==> flow/design.v <==
module div (
    input wire clk,
    input wire rst_n,
    input wire [32-1:0] dividend_i,     
    input wire [32-1:0] divisor_i,      
    input wire                       start_i,        
    input wire                       ctrl_ready_i,   
    input wire [                3:0] op_i,           
    output reg [32-1:0] result_o,   
    output reg busy_o,   
    output reg valid_o   
);
    typedef enum logic [3:0] {
        STATE_IDLE  = 4'b0001,
        STATE_START = 4'b0010,
        STATE_CALC  = 4'b0100,
        STATE_END   = 4'b1000
    } state_t;
    state_t state;
    reg [32-1:0] dividend_r;
    reg [32-1:0] divisor_r;
    reg [3:0] op_r;
    reg [31:0] count;
    reg [32-1:0] div_result;
    reg [32-1:0] div_remain;
    reg [32-1:0] minuend;
    reg invert_result;
    wire op_div = op_r[0];
    wire op_divu = op_r[1];
    wire op_rem = op_r[2];
    wire op_remu = op_r[3];
    wire [31:0] dividend_invert = (-dividend_r);
    wire [31:0] divisor_invert = (-divisor_r);
    wire minuend_ge_divisor = minuend >= divisor_r;
    wire [31:0] minuend_sub_res = minuend - divisor_r;
    wire [31:0] div_result_tmp = minuend_ge_divisor ? ({div_result[30:0], 1'b1}) : ({div_result[30:0], 1'b0});
    wire [31:0] minuend_tmp = minuend_ge_divisor ? minuend_sub_res[30:0] : minuend[30:0];
    wire [31:0] dividend_abs = dividend_r[31] ? -dividend_r : dividend_r;
    wire [31:0] divisor_abs = divisor_r[31] ? -divisor_r : divisor_r;
    always @(posedge clk) begin
        if (!rst_n) begin
            state         <= STATE_IDLE;
            result_o      <= 32'h0;
            div_result    <= 32'h0;
            div_remain    <= 32'h0;
            op_r          <= 4'h0;
            dividend_r    <= 32'h0;
            divisor_r     <= 32'h0;
            minuend       <= 32'h0;
            invert_result <= 1'b0;
            busy_o        <= 1'b0;
            valid_o       <= 1'b0;
            count         <= 32'h0;
        end else begin
            case (state)
                STATE_IDLE: begin
                    if (ctrl_ready_i) begin
                        valid_o <= 1'b0;
                        if (start_i == 1'b1) begin
                            op_r       <= op_i;
                            dividend_r <= dividend_i;
                            divisor_r  <= divisor_i;
                            state      <= STATE_START;
                            busy_o     <= 1'b1;
                        end else begin
                            op_r       <= 3'h0;
                            dividend_r <= 32'h0;
                            divisor_r  <= 32'h0;
                            result_o   <= 32'h0;
                            busy_o     <= 1'b0;
                        end
                    end
                end
                STATE_START: begin
                    valid_o <= 1'b0;
                    if (divisor_r == 32'h0) begin
                        if (op_div | op_divu) begin
                            result_o <= 32'hffffffff;
                        end else begin
                            result_o <= dividend_r;
                        end
                        state   <= STATE_IDLE;
                        busy_o  <= 1'b0;
                        valid_o <= 1'b1;
                    end else if (
                        (op_div | op_rem) ? (dividend_abs < divisor_abs) : (dividend_r < divisor_r)
                    ) begin
                        if (op_div) begin
                            result_o <= 32'b0;
                        end else if (op_rem) begin
                            result_o <= dividend_r;
                        end else if (op_divu) begin
                            result_o <= 32'b0;
                        end else if (op_remu) begin
                            result_o <= dividend_r;
                        end
                        state   <= STATE_IDLE;
                        busy_o  <= 1'b0;
                        valid_o <= 1'b1;
                    end else begin
                        busy_o     <= 1'b1;
                        count      <= 32'h40000000;
                        state      <= STATE_CALC;
                        div_result <= 32'h0;
                        div_remain <= 32'h0;
                        if (op_div | op_rem) begin
                            if (dividend_r[31] == 1'b1) begin
                                dividend_r <= dividend_invert;
                                minuend    <= dividend_invert[31];
                            end else begin
                                minuend <= dividend_r[31];
                            end
                            if (divisor_r[31] == 1'b1) begin
                                divisor_r <= divisor_invert;
                            end
                        end else begin
                            minuend <= dividend_r[31];
                        end
                        if ((op_div && (dividend_r[31] ^ divisor_r[31] == 1'b1))
                            || (op_rem && (dividend_r[31] == 1'b1))) begin
                            invert_result <= 1'b1;
                        end else begin
                            invert_result <= 1'b0;
                        end
                    end
                end
                STATE_CALC: begin
                    busy_o     <= 1'b1;
                    dividend_r <= {dividend_r[30:0], 1'b0};
                    div_result <= div_result_tmp;
                    count      <= {1'b0, count[31:1]};
                    if (|count) begin
                        minuend <= {minuend_tmp[30:0], dividend_r[30]};
                    end else begin
                        state <= STATE_END;
                        if (minuend_ge_divisor) begin
                            div_remain <= minuend_sub_res;
                        end else begin
                            div_remain <= minuend;
                        end
                    end
                end
                STATE_END: begin
                    state   <= STATE_IDLE;
                    busy_o  <= 1'b0;
                    valid_o <= 1'b1;
                    if (op_div | op_divu) begin
                        if (invert_result) begin
                            result_o <= (-div_result);
                        end else begin
                            result_o <= div_result;
                        end
                    end else begin
                        if (invert_result) begin
                            result_o <= (-div_remain);
                        end else begin
                            result_o <= div_remain;
                        end
                    end
                end
            endcase
        end
    end
endmodule
# Step by step through the tools: div

Each step is given for the RTL above and for the edited RTL.
"unedited" refers to lines of the RTL above, "edited" to lines of the edited file.
"difference" is "edited" less "unedited", of the values as shown; "relative change" is that difference over "unedited", in percent.
Operators: Yosys type, input widths -> output width; for muxes data width and select width s.
Library cell names are shortened.
Not given: --

Top module: div
Clock: clk
Library: sky130hd
Corner: tt_025C_1v80

# Diff

Unified diff, file above to edited file.
A script made this edit. It changes what the design does and was not meant as an optimisation.

```diff
@@ -3,5 +3,5 @@
     input wire rst_n,
     input wire [32-1:0] dividend_i,     
-    input wire [32-1:0] divisor_i,      
+    input wire [32-1:0] divisor_i_ext,      
     input wire                       start_i,        
     input wire                       ctrl_ready_i,   
@@ -11,4 +11,6 @@
     output reg valid_o   
 );
+    reg [32-1:0] divisor_i;
+    always @(posedge clk) divisor_i <= divisor_i_ext;
     typedef enum logic [3:0] {
         STATE_IDLE  = 4'b0001,
```

# After elaboration

Yosys after proc, flatten, opt, wreduce and memory -nomap, before mapping. Memory bits, and registers merged into a memory's read port (data or address), are not among the register bits. Print and check cells are not counted. Equal cells are merged and count once.

Storage and ports:

| item                  | unedited | edited | difference | relative change (%) |
| bits of input ports   | 72       | 72     | 0          | 0.00 |
| bits in registers     | 235      | 267    | +32        | +13.62 |
| output and inout bits | 34       | 34     | 0          | 0.00 |

Cells by class:

| item                      | unedited | edited | difference | relative change (%) |
| muxes and demuxes         | 62       | 62     | 0          | 0.00 |
| $lt $le $gt $ge           | 3        | 3      | 0          | 0.00 |
| equal/unequal tests       | 14       | 14     | 0          | 0.00 |
| add/subtract/negate cells | 5        | 5      | 0          | 0.00 |
| reduce/logical cells      | 21       | 21     | 0          | 0.00 |
| bitwise operators         | 5        | 5      | 0          | 0.00 |

Operator kinds equal on both sides are left out: 35.

# Logic depth

Yosys ltp: most cells in a row. Word level: on the elaborated netlist, between registers, memories and ports. Mapped: between sequential cells and ports; inverters and the memories' decode and read muxes count.

Depth:

| item                          | unedited | edited | difference | relative change (%) |
| depth after elaboration       | 7        | 7      | 0          | 0.00 |
| ABC_AREA                      | 0        | 0      | --         | -- |
| mapped depth                  | 22       | 18     | -4         | -18.18 |
| gate-level depth less buffers | 18       | 16     | -2         | -11.11 |

# After synthesis

Source: synth_stat.txt of the flow (Yosys; design flattened, memories mapped). It holds for the ABC_AREA given above (unset counts as 0); a run with the other value may have another netlist.

Cells by type:

| cell type | unedited | edited | difference | relative change (%) |
| nor2_1    | 143      | 87     | -56        | -39.16 |
| a21oi_1   | 117      | 170    | +53        | +45.30 |
| a211oi_1  | 79       | 34     | -45        | -56.96 |
| o21ai_0   | 166      | 207    | +41        | +24.70 |
| dfxtp_1   | 234      | 266    | +32        | +13.68 |
| nor3_1    | 61       | 87     | +26        | +42.62 |
| clkbuf_1  | 93       | 113    | +20        | +21.51 |
| mux2i_1   | 10       | 26     | +16        | +160.00 |
| o31ai_1   | 28       | 42     | +14        | +50.00 |
| nand4_1   | 20       | 34     | +14        | +70.00 |
| nand2_1   | 200      | 213    | +13        | +6.50 |
| a21oi_2   | 0        | 12     | +12        | -- |
| a31oi_1   | 28       | 18     | -10        | -35.71 |
| o21ai_2   | 10       | 0      | -10        | -100.00 |
| a211oi_2  | 1        | 11     | +10        | +1000.00 |
| a22o_1    | 78       | 69     | -9         | -11.54 |
| o211a_1   | 12       | 3      | -9         | -75.00 |
| o22ai_1   | 12       | 4      | -8         | -66.67 |

Cell types equal on both sides are left out: 10.
Not every row of either side is listed.

Synthesis totals:

| item                           | unedited  | edited    | difference | relative change (%) |
| synthesis area (mm²)           | 0.0157489 | 0.0168774 | +0.0011285 | +7.17 |
| sequential area (mm²)          | 0.0046845 | 0.0053251 | +0.0006406 | +13.67 |
| mapped flip-flops              | 234       | 266       | +32        | +13.68 |
| standard cells after synthesis | 1967      | 2082      | +115       | +5.85 |

# Path before layout

Path of least setup slack by OpenSTA after synthesis, without wires, with an ideal clock, recovery checks aside; 20% of the period is set as input and as output delay. Where synthesis merged equal registers, the netlist keeps one of their names.

Timing post-synthesis:

| item                          | unedited           | edited            | difference | relative change (%) |
| path type                     | reg2reg            | reg2reg           | --         | -- |
| start                         | reg dividend_r[7]  | reg dividend_r[2] | --         | -- |
| end                           | reg dividend_r[21] | reg count[0]      | --         | -- |
| arrival (ns)                  | 5.197              | 4.304             | -0.893     | -17.18 |
| library setup time (ns)       | 0.132              | 0.117             | -0.015     | -- |
| period (ns)                   | 8.0                | 8.0               | 0.0        | 0.00 |
| data required time (ns)       | 7.868              | 7.883             | +0.015     | +0.19 |
| stages on the path            | 21                 | 18                | -3         | -14.29 |
| time at the first pin (ns)    | 0.000              | 0.000             | 0.000      | -- |
| path slack (ns)               | 2.671              | 3.579             | +0.908     | -- |
| delay of the path (ns)        | 5.329              | 4.421             | -0.908     | -17.04 |
| synthesis period reached (ns) | 5.329              | 4.421             | -0.908     | -17.04 |

"delay of the path" = arrival - input delay + setup time.
"stages on the path" counts driving pins, that of a launching flip-flop among them; a cell with two outputs on the path counts twice.
"synthesis period reached" = period - worst setup slack (recovery checks aside). The figure is calculated, with input and output delays left at 20% of the set period.
The rows between start and end are the longest chain of elaborated cells between them; the timing report does not say that the signal goes this way. Where chains are equally long, one stands for them.
Each line given opens the expression or statement behind the cell; cells for indexed reads and writes are added by Yosys, which also makes memories of some case tables.
A register here has more assigning lines than the two given.

On the way, post-synthesis, unedited:
Cells stage by stage: dfxtp_1 > or4_1 > nor3_1 > nand3_1 > or3_1 > nand2b_1 > o41ai_1 > xnor2_1 > ha_1 > nand4_1 > or4_1 > or4b_1 > a31oi_2 > nor3_1 > or2_0 > buf_2 > o21a_1 > buf_2 > buf_2 > a21oi_1 > o32ai_1
Length of the longest elaborated chain: 7

Ends and longest elaborated chain, post-synthesis, unedited:

| item            | RTL line | RTL |
| start, declared | 20       | `reg [32-1:0] dividend_r;` |
| start, assigned | 61       | `dividend_r <= dividend_i;` |
| start, assigned | 108      | `dividend_r <= dividend_invert;` |
| $neg 32->32     | 38       | `wire [31:0] dividend_abs = dividend_r[31] ? -dividend_r : dividend_r;` |
| $mux 32         | 38       |  |
| $lt 32x32->1    | 86       | `(op_div \| op_rem) ? (dividend_abs < divisor_abs) : (dividend_r < divisor_r)` |
| $mux 1          | 86       |  |
| $mux 32         | 85       | `end else if (` |
| $mux 32         | 76       | `if (divisor_r == 32'h0) begin` |
| $pmux 32 s3     | 55       | `case (state)` |
| end, assigned   | 61       |  |
| end, assigned   | 108      |  |
| end, declared   | 20       |  |

On the way, post-synthesis, edited:
Cells stage by stage: dfxtp_1 > clkbuf_1 > or4_1 > or2_2 > nor3_1 > nand3_1 > o21ai_0 > xnor2_1 > ha_1 > a21o_1 > a21o_1 > a2111oi_0 > o211ai_1 > a21oi_2 > buf_4 > nor2_2 > buf_6 > a22o_1
Length of the longest elaborated chain: 7

Ends and longest elaborated chain, post-synthesis, edited:

| item            | RTL line | RTL |
| start, declared | 22       | `reg [32-1:0] dividend_r;` |
| start, assigned | 63       | `dividend_r <= dividend_i;` |
| start, assigned | 110      | `dividend_r <= dividend_invert;` |
| $neg 32->32     | 40       | `wire [31:0] dividend_abs = dividend_r[31] ? -dividend_r : dividend_r;` |
| $mux 32         | 40       |  |
| $lt 32x32->1    | 88       | `(op_div \| op_rem) ? (dividend_abs < divisor_abs) : (dividend_r < divisor_r)` |
| $mux 1          | 88       |  |
| $mux 32         | 87       | `end else if (` |
| $mux 32         | 78       | `if (divisor_r == 32'h0) begin` |
| $pmux 32 s2     | 57       | `case (state)` |
| end, assigned   | 55       | `count         <= 32'h0;` |
| end, assigned   | 133      | `count      <= {1'b0, count[31:1]};` |
| end, declared   | 25       | `reg [31:0] count;` |

# Worst path after layout

From the final timing report of the runs of set A: the path of least setup slack in the routed layout; clock arrival at registers is part of the times.

Timing after layout:

| item                       | unedited           | edited            | difference | relative change (%) |
| path type                  | reg2reg            | reg2reg           | --         | -- |
| start                      | reg dividend_r[7]  | reg dividend_r[2] | --         | -- |
| end                        | reg div_remain[31] | reg result_o[4]   | --         | -- |
| path slack (ns)            | 0.50               | 1.11              | +0.61      | -- |
| library setup time (ns)    | 0.12               | 0.10              | -0.02      | -- |
| arrival (ns)               | 6.63               | 6.06              | -0.57      | -8.60 |
| data required time (ns)    | 7.13               | 7.16              | +0.03      | +0.42 |
| period (ns)                | 6.68               | 6.68              | 0.00       | 0.00 |
| stages on the path         | 16                 | 17                | +1         | +6.25 |
| time at the first pin (ns) | 0.59               | 0.59              | 0.00       | 0.00 |

The rows between start and end are the longest chain of elaborated cells between them; the timing report does not say that the signal goes this way. Where chains are equally long, one stands for them.
A register here has more assigning lines than the two given.

On the way, after layout, unedited:
Cells stage by stage: dfxtp_1 > or4_1 > nor3_1 > nand3_1 > o41ai_1 > xnor2_1 > ha_1 > nand4_2 > or4_1 > or4b_1 > a31oi_2 > o32ai_2 > or3_1 > and2_1 > a2bb2oi_1 > o31ai_1
Length of the longest elaborated chain: 7

Ends and longest elaborated chain, after layout, unedited:

| item            | RTL line | RTL |
| start, declared | 20       | `reg [32-1:0] dividend_r;` |
| start, assigned | 61       | `dividend_r <= dividend_i;` |
| start, assigned | 108      | `dividend_r <= dividend_invert;` |
| $neg 32->32     | 38       | `wire [31:0] dividend_abs = dividend_r[31] ? -dividend_r : dividend_r;` |
| $mux 32         | 38       |  |
| $lt 32x32->1    | 86       | `(op_div \| op_rem) ? (dividend_abs < divisor_abs) : (dividend_r < divisor_r)` |
| $mux 1          | 86       |  |
| $mux 32         | 85       | `end else if (` |
| $mux 32         | 76       | `if (divisor_r == 32'h0) begin` |
| $pmux 32 s2     | 55       | `case (state)` |
| end, assigned   | 137      | `div_remain <= minuend_sub_res;` |
| end, assigned   | 139      | `div_remain <= minuend;` |
| end, declared   | 25       | `reg [32-1:0] div_remain;` |

On the way, after layout, edited:
Cells stage by stage: dfxtp_1 > or4_1 > or2_2 > nor3_1 > nand3_1 > o31ai_1 > xnor2_1 > ha_1 > a21o_1 > nand3_1 > a21oi_1 > a2111oi_0 > o211ai_1 > a31oi_4 > buf_4 > nand4_1 > o211a_1
Length of the longest elaborated chain: 7

Ends and longest elaborated chain, after layout, edited:

| item            | RTL line | RTL |
| start, declared | 22       | `reg [32-1:0] dividend_r;` |
| start, assigned | 63       | `dividend_r <= dividend_i;` |
| start, assigned | 110      | `dividend_r <= dividend_invert;` |
| $neg 32->32     | 40       | `wire [31:0] dividend_abs = dividend_r[31] ? -dividend_r : dividend_r;` |
| $mux 32         | 40       |  |
| $lt 32x32->1    | 88       | `(op_div \| op_rem) ? (dividend_abs < divisor_abs) : (dividend_r < divisor_r)` |
| $mux 1          | 88       |  |
| $mux 32         | 87       | `end else if (` |
| $mux 32         | 78       | `if (divisor_r == 32'h0) begin` |
| $pmux 32 s3     | 57       | `case (state)` |
| end, assigned   | 82       | `result_o <= dividend_r;` |
| end, assigned   | 93       | `result_o <= dividend_r;` |
| end, declared   | 9        | `output reg [32-1:0] result_o,` |

# Flow runs

Both versions went through the flow (Yosys, OpenROAD) with the same settings in each pair. Constraints: input delay and output delay 20% of the set period each, output load 0.01 pF.

Flow settings, set A:
CORE_UTILIZATION: 40
PLACE_DENSITY: 0.65
period_ns: 6.68
CAP_MARGIN: 20
CORE_MARGIN: 2
SLEW_MARGIN: 20

Results, set A:

| item                                  | unedited  | edited    | difference | relative change (%) |
| power consumption (µW)                | 4293      | 4846      | +553       | +12.88 |
| period achieved (ns)                  | 6.183     | 5.574     | -0.609     | -9.85 |
| final design utilization (%)          | 46.9      | 46.1      | -0.8       | -- |
| total die area (mm²)                  | 0.0409759 | 0.0438525 | +0.0028766 | +7.02 |
| worst hold slack (ns)                 | 0.476     | 0.466     | -0.010     | -- |
| synthesis area (mm²)                  | 0.0157489 | 0.0168774 | +0.0011285 | +7.17 |
| standard-cell area after layout (mm²) | 0.0181524 | 0.0192635 | +0.0011111 | +6.12 |
| worst setup slack after layout (ns)   | 0.497     | 1.106     | +0.609     | -- |
| setup total negative slack (ns)       | 0.000     | 0.000     | 0.000      | -- |

Flow settings, set B:
ABC_AREA: 0
CELL_PAD_IN_SITES_DETAIL_PLACEMENT: 0
CORE_ASPECT_RATIO: 1.45
CORE_MARGIN: 3
CORE_UTILIZATION: 48
GPL_ROUTABILITY_DRIVEN: 1
HOLD_SLACK_MARGIN: 0.29
PLACE_DENSITY_LB_ADDON: 0.16
SETUP_SLACK_MARGIN: 3.06
TNS_END_PERCENT: 20
period_ns: 11.6
CAP_MARGIN: 20
SLEW_MARGIN: 20

Results, set B:

| item                                  | unedited  | edited    | difference | relative change (%) |
| power consumption (µW)                | 2318      | 2674      | +356       | +15.36 |
| period achieved (ns)                  | 6.508     | 5.889     | -0.619     | -9.51 |
| final design utilization (%)          | 54.9      | 54.8      | -0.1       | -- |
| total die area (mm²)                  | 0.0350572 | 0.0374859 | +0.0024287 | +6.93 |
| worst hold slack (ns)                 | 0.474     | 0.460     | -0.014     | -- |
| synthesis area (mm²)                  | 0.0157489 | 0.0168774 | +0.0011285 | +7.17 |
| standard-cell area after layout (mm²) | 0.0177032 | 0.0190095 | +0.0013063 | +7.38 |
| worst setup slack after layout (ns)   | 5.092     | 5.711     | +0.619     | -- |
| setup total negative slack (ns)       | 0.000     | 0.000     | 0.000      | -- |

"period achieved" means the clock period less the worst setup slack. The figure is calculated, with input and output delays left at 20% of the set period.
By "power consumption" is meant OpenSTA's value without simulated activity: inputs other than the clock are taken to toggle once in ten clock periods, and the tool carries that through the logic.
